==> flow/design.v <==
`timescale 1ns / 1ps
module stages_rotation #(parameter data_width=16,angle_width=16,cordic_steps=16,stage_number=1)(
    input clk,
    input nreset,
    input enable,
    input signed [data_width-1:0] x_vec_in,
    input signed [data_width-1:0] y_vec_in,
    input signed [angle_width-1:0]angle_in,
    input signed [angle_width-1:0]target_angle,
    output signed [data_width-1:0] x_vec_out,
    output signed [data_width-1:0] y_vec_out,
    output reg signed [angle_width-1:0]angle_out,
    output reg signed [angle_width-1:0]target_angle_out,
    output reg done
    );
    wire signed [angle_width-1:0] atan [cordic_steps-1:0];
    assign atan[0] = 20'h02000; 
    assign atan[1] = 20'h012E4;
    assign atan[2] = 20'h009FB;
    assign atan[3] = 20'h00511;
    assign atan[4] = 20'h0028B;
    assign atan[5] = 20'h00145;
    assign atan[6] = 20'h000A2;
    assign atan[7] = 20'h00051;
    assign atan[8] = 20'h00028;
    assign atan[9] = 20'h00014;
    assign atan[10] = 20'h0000A;
    assign atan[11] = 20'h00005;
    assign atan[12] = 20'h00002;
    assign atan[13] = 20'h00001;
    assign atan[14] = 20'h00000;
    assign atan[15] = 20'h00000;
    reg signed [data_width-1:0]x_temp_out,y_temp_out;
    assign x_vec_out = x_temp_out;
    assign y_vec_out = y_temp_out;
    always @(posedge clk) begin
        if (~nreset) begin
            x_temp_out <= $signed({data_width{1'b0}});
            y_temp_out <= $signed({data_width{1'b0}});
				angle_out <= 0;
            done <= 1'b0;
        end
        else begin
            if (enable) begin
                if ($signed(target_angle) <= $signed(angle_in)) begin
                    x_temp_out <= x_vec_in + (y_vec_in>>>(stage_number-1));
                    y_temp_out <= y_vec_in - (x_vec_in>>>(stage_number-1));
                    angle_out <= angle_in - atan[stage_number-1];
                end
                else begin
                    x_temp_out <= x_vec_in - (y_vec_in>>>(stage_number-1));
                    y_temp_out <= y_vec_in + (x_vec_in>>>(stage_number-1));
                    angle_out <= angle_in + atan[(stage_number-1)];
                end
                target_angle_out <= target_angle;
                done <= 1'b1;
            end
            else begin
                x_temp_out <= $signed({data_width{1'b0}});
                y_temp_out <= $signed({data_width{1'b0}});
					 angle_out <= 0;
                done <= 1'b0;
            end
        end
    end
endmodule
`timescale 1ns / 1ps
module cordic_rotation_top#(parameter data_width=16,cordic_steps=16,angle_width=20)(
    input clk,
    input nreset,
    input enable,
    input signed [data_width-1:0] x_vec_in,
    input signed [data_width-1:0] y_vec_in,
    input [angle_width-1:0] target_angle,
    output wire signed  [data_width-1:0] x_vec_out,
    output wire signed  [data_width-1:0] y_vec_out,
    output reg done
    );
    wire signed [data_width-1:0] x [0:cordic_steps-1];
    wire signed [data_width-1:0] y [0:cordic_steps-1];
    wire signed [angle_width-1:0] angle_stages [0:cordic_steps-1];
    wire [1:cordic_steps] status;
	 reg signed [data_width-1+16:0] temp_x_vec_out,temp_y_vec_out;
	 wire done_last_stage;
	 reg signed [data_width-1:0] temp_x_vec_in,temp_y_vec_in;
	 reg [angle_width-1:0]temp_t_ang;
	 wire signed [angle_width-1:0] temp_target_angle [0:cordic_steps-1];
	 reg temp_enable;
	 always @(posedge clk) begin
		if(~nreset) begin
			temp_x_vec_in <= {data_width{1'b0}};
			temp_y_vec_in <= {data_width{1'b0}};
			temp_t_ang <= {angle_width{1'b0}};
			temp_enable <= 1'b0;
		end
		else begin
			if (enable) begin
				temp_enable <= 1'b1;				
				if ($signed(target_angle)>=$signed(20'h04000)) begin
				    if ($signed(target_angle)>=$signed(20'h08000)) begin
				        if ($signed(target_angle)>=$signed(20'h0C000)) begin
				            temp_x_vec_in <= x_vec_in;
                            temp_y_vec_in <= y_vec_in;
                            temp_t_ang <= $signed(target_angle) - $signed(20'h10000);
   				        end
				        else begin
				            temp_x_vec_in <= -x_vec_in;
                            temp_y_vec_in <= -y_vec_in;
                            temp_t_ang <= $signed(target_angle) - $signed(20'h08000);
				        end
				    end
				    else begin
                        temp_x_vec_in <= -x_vec_in;
                        temp_y_vec_in <= -y_vec_in;
                        temp_t_ang <= $signed(target_angle) - $signed(20'h08000);
  				    end
				end
                else if ($signed(target_angle)<=$signed(-20'h04000)) begin
                    if ($signed(target_angle)<=$signed(-20'h08000)) begin
                        if ($signed(target_angle)<=$signed(-20'h0C000)) begin
				            temp_x_vec_in <= x_vec_in;
                            temp_y_vec_in <= y_vec_in;
                            temp_t_ang <= $signed(target_angle) + $signed(20'h10000);
                        end
                        else begin
				            temp_x_vec_in <= -x_vec_in;
                            temp_y_vec_in <= -y_vec_in;
                            temp_t_ang <= $signed(target_angle) + $signed(20'h08000);
                        end
                    end
                    else begin
                        temp_x_vec_in <= -x_vec_in;
                        temp_y_vec_in <= -y_vec_in;
                        temp_t_ang <= $signed(target_angle) + $signed(20'h08000);
                    end
                end
				else begin
					temp_x_vec_in <= x_vec_in;
					temp_y_vec_in <= y_vec_in;
					temp_t_ang <= $signed(target_angle);
				end
			end
			else begin
				temp_enable <= 1'b0;
				temp_x_vec_in <= {data_width{1'b0}};
				temp_y_vec_in <= {data_width{1'b0}};
				temp_t_ang <= {angle_width{1'b0}};
			end
		end
	 end
    assign status[1] = temp_enable;
    assign x[0] = temp_x_vec_in;
    assign y[0] = temp_y_vec_in;
    assign angle_stages[0] = {angle_width{1'b0}};
    assign temp_target_angle[0] = temp_t_ang;
    genvar i;
    generate
        for (i=1;i<cordic_steps-1;i=i+1) begin:gen_rotation
            stages_rotation #(
                .data_width(data_width),
                .angle_width(angle_width),
                .cordic_steps(cordic_steps),
                .stage_number(i)
                )
            first(
                .clk(clk),
                .nreset(nreset),
                .enable(status[i]),
                .x_vec_in(x[i-1]),
                .y_vec_in(y[i-1]),
                .angle_in(angle_stages[i-1]),
                .target_angle(temp_target_angle[i-1]),
                .x_vec_out(x[i]),
                .y_vec_out(y[i]),
                .angle_out(angle_stages[i]),
                .target_angle_out(temp_target_angle[i]),
                .done(status[i+1])
                );
        end
    endgenerate
    stages_rotation #(
        .data_width(data_width),
        .angle_width(angle_width),
        .cordic_steps(cordic_steps),
        .stage_number(cordic_steps-1)
        )
    last(
        .clk(clk),
        .nreset(nreset),
        .enable(status[cordic_steps-1]),
        .x_vec_in(x[cordic_steps-2]),
        .y_vec_in(y[cordic_steps-2]),
        .angle_in(angle_stages[cordic_steps-2]),
        .target_angle(temp_target_angle[cordic_steps-2]),
        .x_vec_out(x[cordic_steps-1]),
        .y_vec_out(y[cordic_steps-1]),
        .angle_out(angle_stages[cordic_steps-1]),
        .target_angle_out(temp_target_angle[cordic_steps-1]),
        .done(done_last_stage)
        );
    reg counter;
	assign x_vec_out = temp_x_vec_out[data_width+7:8];
	assign y_vec_out = temp_y_vec_out[data_width+7:8];
	 always @(posedge clk) begin
        if (~nreset) begin
            done <= 1'b0;
        end
        else begin
            done <= done_last_stage;
            if (done_last_stage) begin
                    temp_x_vec_out <= $signed(x[cordic_steps-1])*$signed(16'b0000000010011011);
                    temp_y_vec_out <= $signed(y[cordic_steps-1])*$signed(16'b0000000010011011);
            end
        end
    end
endmodule
# From RTL to reports: cordic_rotation_top
# The steps from the RTL of cordic_rotation_top to its reports follow in flow order.
# Lines are those of the file above, counted from 1.
# Operators: Yosys type, input widths -> output width; for muxes data width and select width s.
# Library cell names are shortened.
setup:
  top: "cordic_rotation_top"
  clock: "clk"
  lib: "sky130hd"
  pvt_corner: "tt_025C_1v80"

# After elaboration
# Counts by Yosys on the flattened word-level netlist (proc, flatten, opt, wreduce). Print and check cells are left out. Cells with the same type and inputs are merged into one.
word_totals:
  word_cells: 289
  register_bits: 1157
classes:
  reduce_logical: 17
  mul: 2
  n_cmp: 21
  add_sub_neg: 91
  muxes: 78
ops:
  columns: ["op", "n"]
  rows:
  - ["$mux 16", 42]
  - ["$mul 16x9->24 const B", 2]
  - ["$mux 20", 20]
  - ["$le 20x20->1", 14]
  - ["$ge 20x17->1 const B", 2]
  - ["$reduce_and 2->1", 17]
  - ["$add 16x10->16", 2]
  - ["$sub 16x10->16", 2]
  - ["$add 16x11->16", 2]
  - ["$sub 16x11->16", 2]
  - ["$add 16x12->16", 2]
  - ["$sub 16x12->16", 2]
  - ["$add 16x13->16", 2]
  - ["$sub 16x13->16", 2]
  - ["$add 16x14->16", 2]
  - ["$sub 16x14->16", 2]
  - ["$add 16x15->16", 2]
  - ["$sub 16x15->16", 2]
  - ["$sub 16x16->16", 2]
  - ["$add 16x2->16", 2]
  - ["$sub 16x2->16", 2]
  - ["$add 16x3->16", 2]
  - ["$sub 16x3->16", 2]
  - ["$add 16x4->16", 2]
  - ["$sub 16x4->16", 2]
  - ["$add 16x5->16", 2]
  - ["$sub 16x5->16", 2]
  - ["$add 16x6->16", 2]
# Not listed: further kinds 45, cells in them 68.

# Logic depth
# Longest topological path by Yosys (ltp), each cell counted once; first at word level (registers and memories cut), then after technology mapping (sequential cells cut; the memories' decode and read muxes count).
depth:
  depth_word: 5
  abc_area: 1
  mapped_depth: 34
  ltp_nobuf: 33

# After synthesis
# The flow's flattened synthesis, as Yosys stat reports it; memories are mapped. The netlist is that of the ABC_AREA named above (0 if unset); the other value can give another one.
types:
  columns: ["cell_type", "n", "area_total_um2"]
  rows:
  - ["dfxtp_1", 797, 1.6E+04]
  - ["ha_1", 1082, 1.35E+04]
  - ["edfxtp_1", 312, 9.37E+03]
  - ["a21oi_1", 1338, 6.7E+03]
  - ["inv_1", 1624, 6.1E+03]
  - ["nand2_1", 1441, 5.41E+03]
  - ["o21ai_0", 872, 4.36E+03]
  - ["nor2_1", 728, 2.73E+03]
  - ["fa_1", 126, 2.52E+03]
  - ["xor2_1", 203, 1.78E+03]
  - ["nand3_1", 287, 1.44E+03]
  - ["o21a_1", 147, 1.1E+03]
  - ["nor3_1", 131, 655.629]
  - ["xnor2_1", 72, 630.605]
  - ["nand4_1", 81, 506.736]
  - ["a31oi_1", 77, 481.712]
  - ["clkbuf_1", 98, 367.853]
  - ["a21o_1", 34, 255.245]
# Not listed: further types 42, cells in them 364.
synth_totals:
  flip_flops: 1109
  buf_cells: 127
  cells: 9814
  yosys_area_mm2: 0.0765021
  seq_area_mm2: 0.0253243

# Worst setup path after synthesis
# OpenSTA on the mapped netlist: ideal clock, no wires. The path of least setup slack (recovery checks aside). Input and output delay are each 20% of the period. Register names are those of the netlist, which keeps one name where synthesis merged equal registers.
synth_path:
  kind: "reg-to-reg"
  from: "register (no name shown)"
  to: "register gen_rotation[11].first.y_temp_out[12]"
  path_buffers: 1
  required_ps: 5885
  path_delay_ps: 4713
  t_arrival_ps: 4598
  setup_slack_ps: 1288
  stages: 27
  tclk_ps: 6000
  period_less_setup_slack_ps: 4712
# "path_delay_ps" is the arrival time less input delay plus setup time.
# "stages": output pins that drive a net of the path, with the launching flip-flop's if there is one; two outputs of one cell count as two.
# "period_less_setup_slack_ps" = period - worst setup slack (recovery checks aside). The figure is calculated, with input and output delays left at 20% of the set period.
# Between the ends stands the longest chain of elaborated cells between them, by number of cells; it is not shown to be the way that was timed. Of several equally long chains one is given.
# A line is the first line of the expression or statement that the cell stems from. Yosys adds cells for indexed reads and writes and turns some case tables into memories.
# At most two assigning lines are given for a register; there are more.
synth_between:
  path_cell_list: "edfxtp_1 ha_1 a21oi_1 o21ai_0 a2111oi_0 nand3_1 nand2_1 nand2_1 nand2_1 clkbuf_1 o21ai_0 fa_1 nor2_1 nor2_1 nor2_1 nor2_1 nor2_1 nor2_1 o21ai_0 a31oi_1 o21ai_0 nand2_1 nand2_1 a21o_1 nand2_1 nand2_1 nor2_1"
  elab_chain_len: 2
  cells_between: 2
  lines_between: 1
synth_lines:
  columns: ["item", "line", "source"]
  rows:
  - ["start: declaration", 13, null]
  - ["start: assignment", 55, null]
  - ["$le 20x20->1", 45, null]
  - ["$mux 16", 45, null]
  - ["end: assignment", 39, "y_temp_out <= $signed({data_width{1'b0}});"]
  - ["end: assignment", 47, "y_temp_out <= y_vec_in - (x_vec_in>>>(stage_number-1));"]
  - ["end: declaration", 33, "reg signed [data_width-1:0]x_temp_out,y_temp_out;"]

# Timing after layout
# From the final timing report of entry A: the path of least setup slack in the routed layout; clock arrival at registers is part of the times.
# The report prints the path's times to 10 ps; the period is as set.
layout_path:
  kind: "reg-to-reg"
  from: "register (no name shown)"
  to: "register gen_rotation[11].first.y_temp_out[13]"
  t_arrival_ps: 6400
  tclk_ps: 6000
  stages: 29
  setup_slack_ps: 260
  required_ps: 6660
  path_buffers: 2
# Between the ends stands the longest chain of elaborated cells between them, by number of cells; it is not shown to be the way that was timed. Of several equally long chains one is given.
# At most two assigning lines are given for a register; there are more.
layout_between:
  path_cell_list: "edfxtp_1 ha_1 nand2_1 nor2_1 a2111oi_1 nand3_1 nand2_1 nand2_1 nand2_1 clkbuf_1 buf_6 nand2_1 o21ai_0 inv_1 ha_1 nand2_1 nor2_1 a211oi_1 o21ai_0 a21boi_0 o21ai_0 nand2_1 inv_1 o21ai_0 nand2_1 a21boi_0 nand2_1 nand2_1 nor2_1"
  elab_chain_len: 2
  cells_between: 2
  lines_between: 1
layout_lines:
  columns: ["item", "line", "source"]
  rows:
  - ["start: declaration", 13, null]
  - ["start: assignment", 55, null]
  - ["$le 20x20->1", 45, null]
  - ["$mux 16", 45, null]
  - ["end: assignment", 39, "y_temp_out <= $signed({data_width{1'b0}});"]
  - ["end: assignment", 47, "y_temp_out <= y_vec_in - (x_vec_in>>>(stage_number-1));"]
  - ["end: declaration", 33, "reg signed [data_width-1:0]x_temp_out,y_temp_out;"]

cordic_rotation_top through Yosys and OpenROAD on sky130hd: 2 stored runs, unordered, with their settings and measured results. The constraints put input and output delay at 20% of the set period each and load the outputs with 0.01 pF.
By "achievedPeriod_ps" is meant the clock period of the run minus its worst setup slack. This is arithmetic on one report: input and output delays are still those of the set period (20% each).
"critical_path_time_ps" is the time allowed to the run's worst setup path (the clock period less input and output delay, where it has them) less its slack. Clock arrival times count: a late capture clock shortens it, a late launch clock lengthens it.
"final_power_mw" is the tool's figure for a default switching activity; nothing was simulated.
"critical_path_time_ps" is known to 10 ps.

--- entry A ---
==> flow/run.sh <==
#!/bin/bash
# the make line also repeats the synthesis and layout settings of config.mk as NAME=value (left out here)
make -C /OpenROAD-flow-scripts/flow DESIGN_CONFIG=/design/flow/config.mk WORK_HOME=/design/flow/orfs CLKGATE_MAP_FILE= finish
==> flow/config.mk <==
export PLATFORM = sky130hd
export DESIGN_NAME = cordic_rotation_top
export DESIGN_NICKNAME = cordic_rotation_top
export VERILOG_FILES = /design/flow/design.v
export SDC_FILE = /design/flow/constraint.sdc
export NUM_CORES = 4
export LEC_CHECK = 0
export ABC_AREA = 1
export CAP_MARGIN = 30
export CELL_PAD_IN_SITES_DETAIL_PLACEMENT = 0
export CORE_MARGIN = 2
export CORE_UTILIZATION = 22
export GPL_TIMING_DRIVEN = 0
export PLACE_DENSITY = 0.6
export SLEW_MARGIN = 15
export TNS_END_PERCENT = 10
==> flow/constraint.sdc <==
create_clock -name core_clock -period 6.0 [get_ports {clk}]
set_input_delay 1.2000 -clock core_clock [delete_from_list [all_inputs] [get_ports {clk}]]
set_output_delay 1.2000 -clock core_clock [all_outputs]
set_load 0.01 [all_outputs]

==> results, as YAML <==
results:
  final_power_mw: 16.573
  critical_path_time_ps: 5740
  worst_path_kind: "reg-to-reg"
  setupTns_ps: 0
  post_route_util_pct: 25.2
  post_synth_area_mm2: 0.0765021
  design.die.area_mm2: 0.352468
  ws_setup_ps: 261
  hold_ws_ps: 442
  achievedPeriod_ps: 5739
  final_stdcell_area_mm2: 0.0873588

--- entry B ---
==> flow/run.sh <==
#!/bin/bash
# the make line also repeats the synthesis and layout settings of config.mk as NAME=value (left out here)
make -C /OpenROAD-flow-scripts/flow DESIGN_CONFIG=/design/flow/config.mk WORK_HOME=/design/flow/orfs CLKGATE_MAP_FILE= finish
==> flow/config.mk <==
export PLATFORM = sky130hd
export DESIGN_NAME = cordic_rotation_top
export DESIGN_NICKNAME = cordic_rotation_top
export VERILOG_FILES = /design/flow/design.v
export SDC_FILE = /design/flow/constraint.sdc
export NUM_CORES = 4
export LEC_CHECK = 0
export CAP_MARGIN = 20
export CELL_PAD_IN_SITES_DETAIL_PLACEMENT = 1
export CORE_MARGIN = 9
export CORE_UTILIZATION = 59
export CTS_CLUSTER_DIAMETER = 199
export GPL_ROUTABILITY_DRIVEN = 1
export MAX_ROUTING_LAYER = met5
export PLACE_DENSITY_LB_ADDON = 0.25
export SLEW_MARGIN = 40
==> flow/constraint.sdc <==
create_clock -name core_clock -period 4.1 [get_ports {clk}]
set_input_delay 0.8200 -clock core_clock [delete_from_list [all_inputs] [get_ports {clk}]]
set_output_delay 0.8200 -clock core_clock [all_outputs]
set_load 0.01 [all_outputs]

==> results, as YAML <==
outcome: "not finished: placement ended with error DPL-0033"
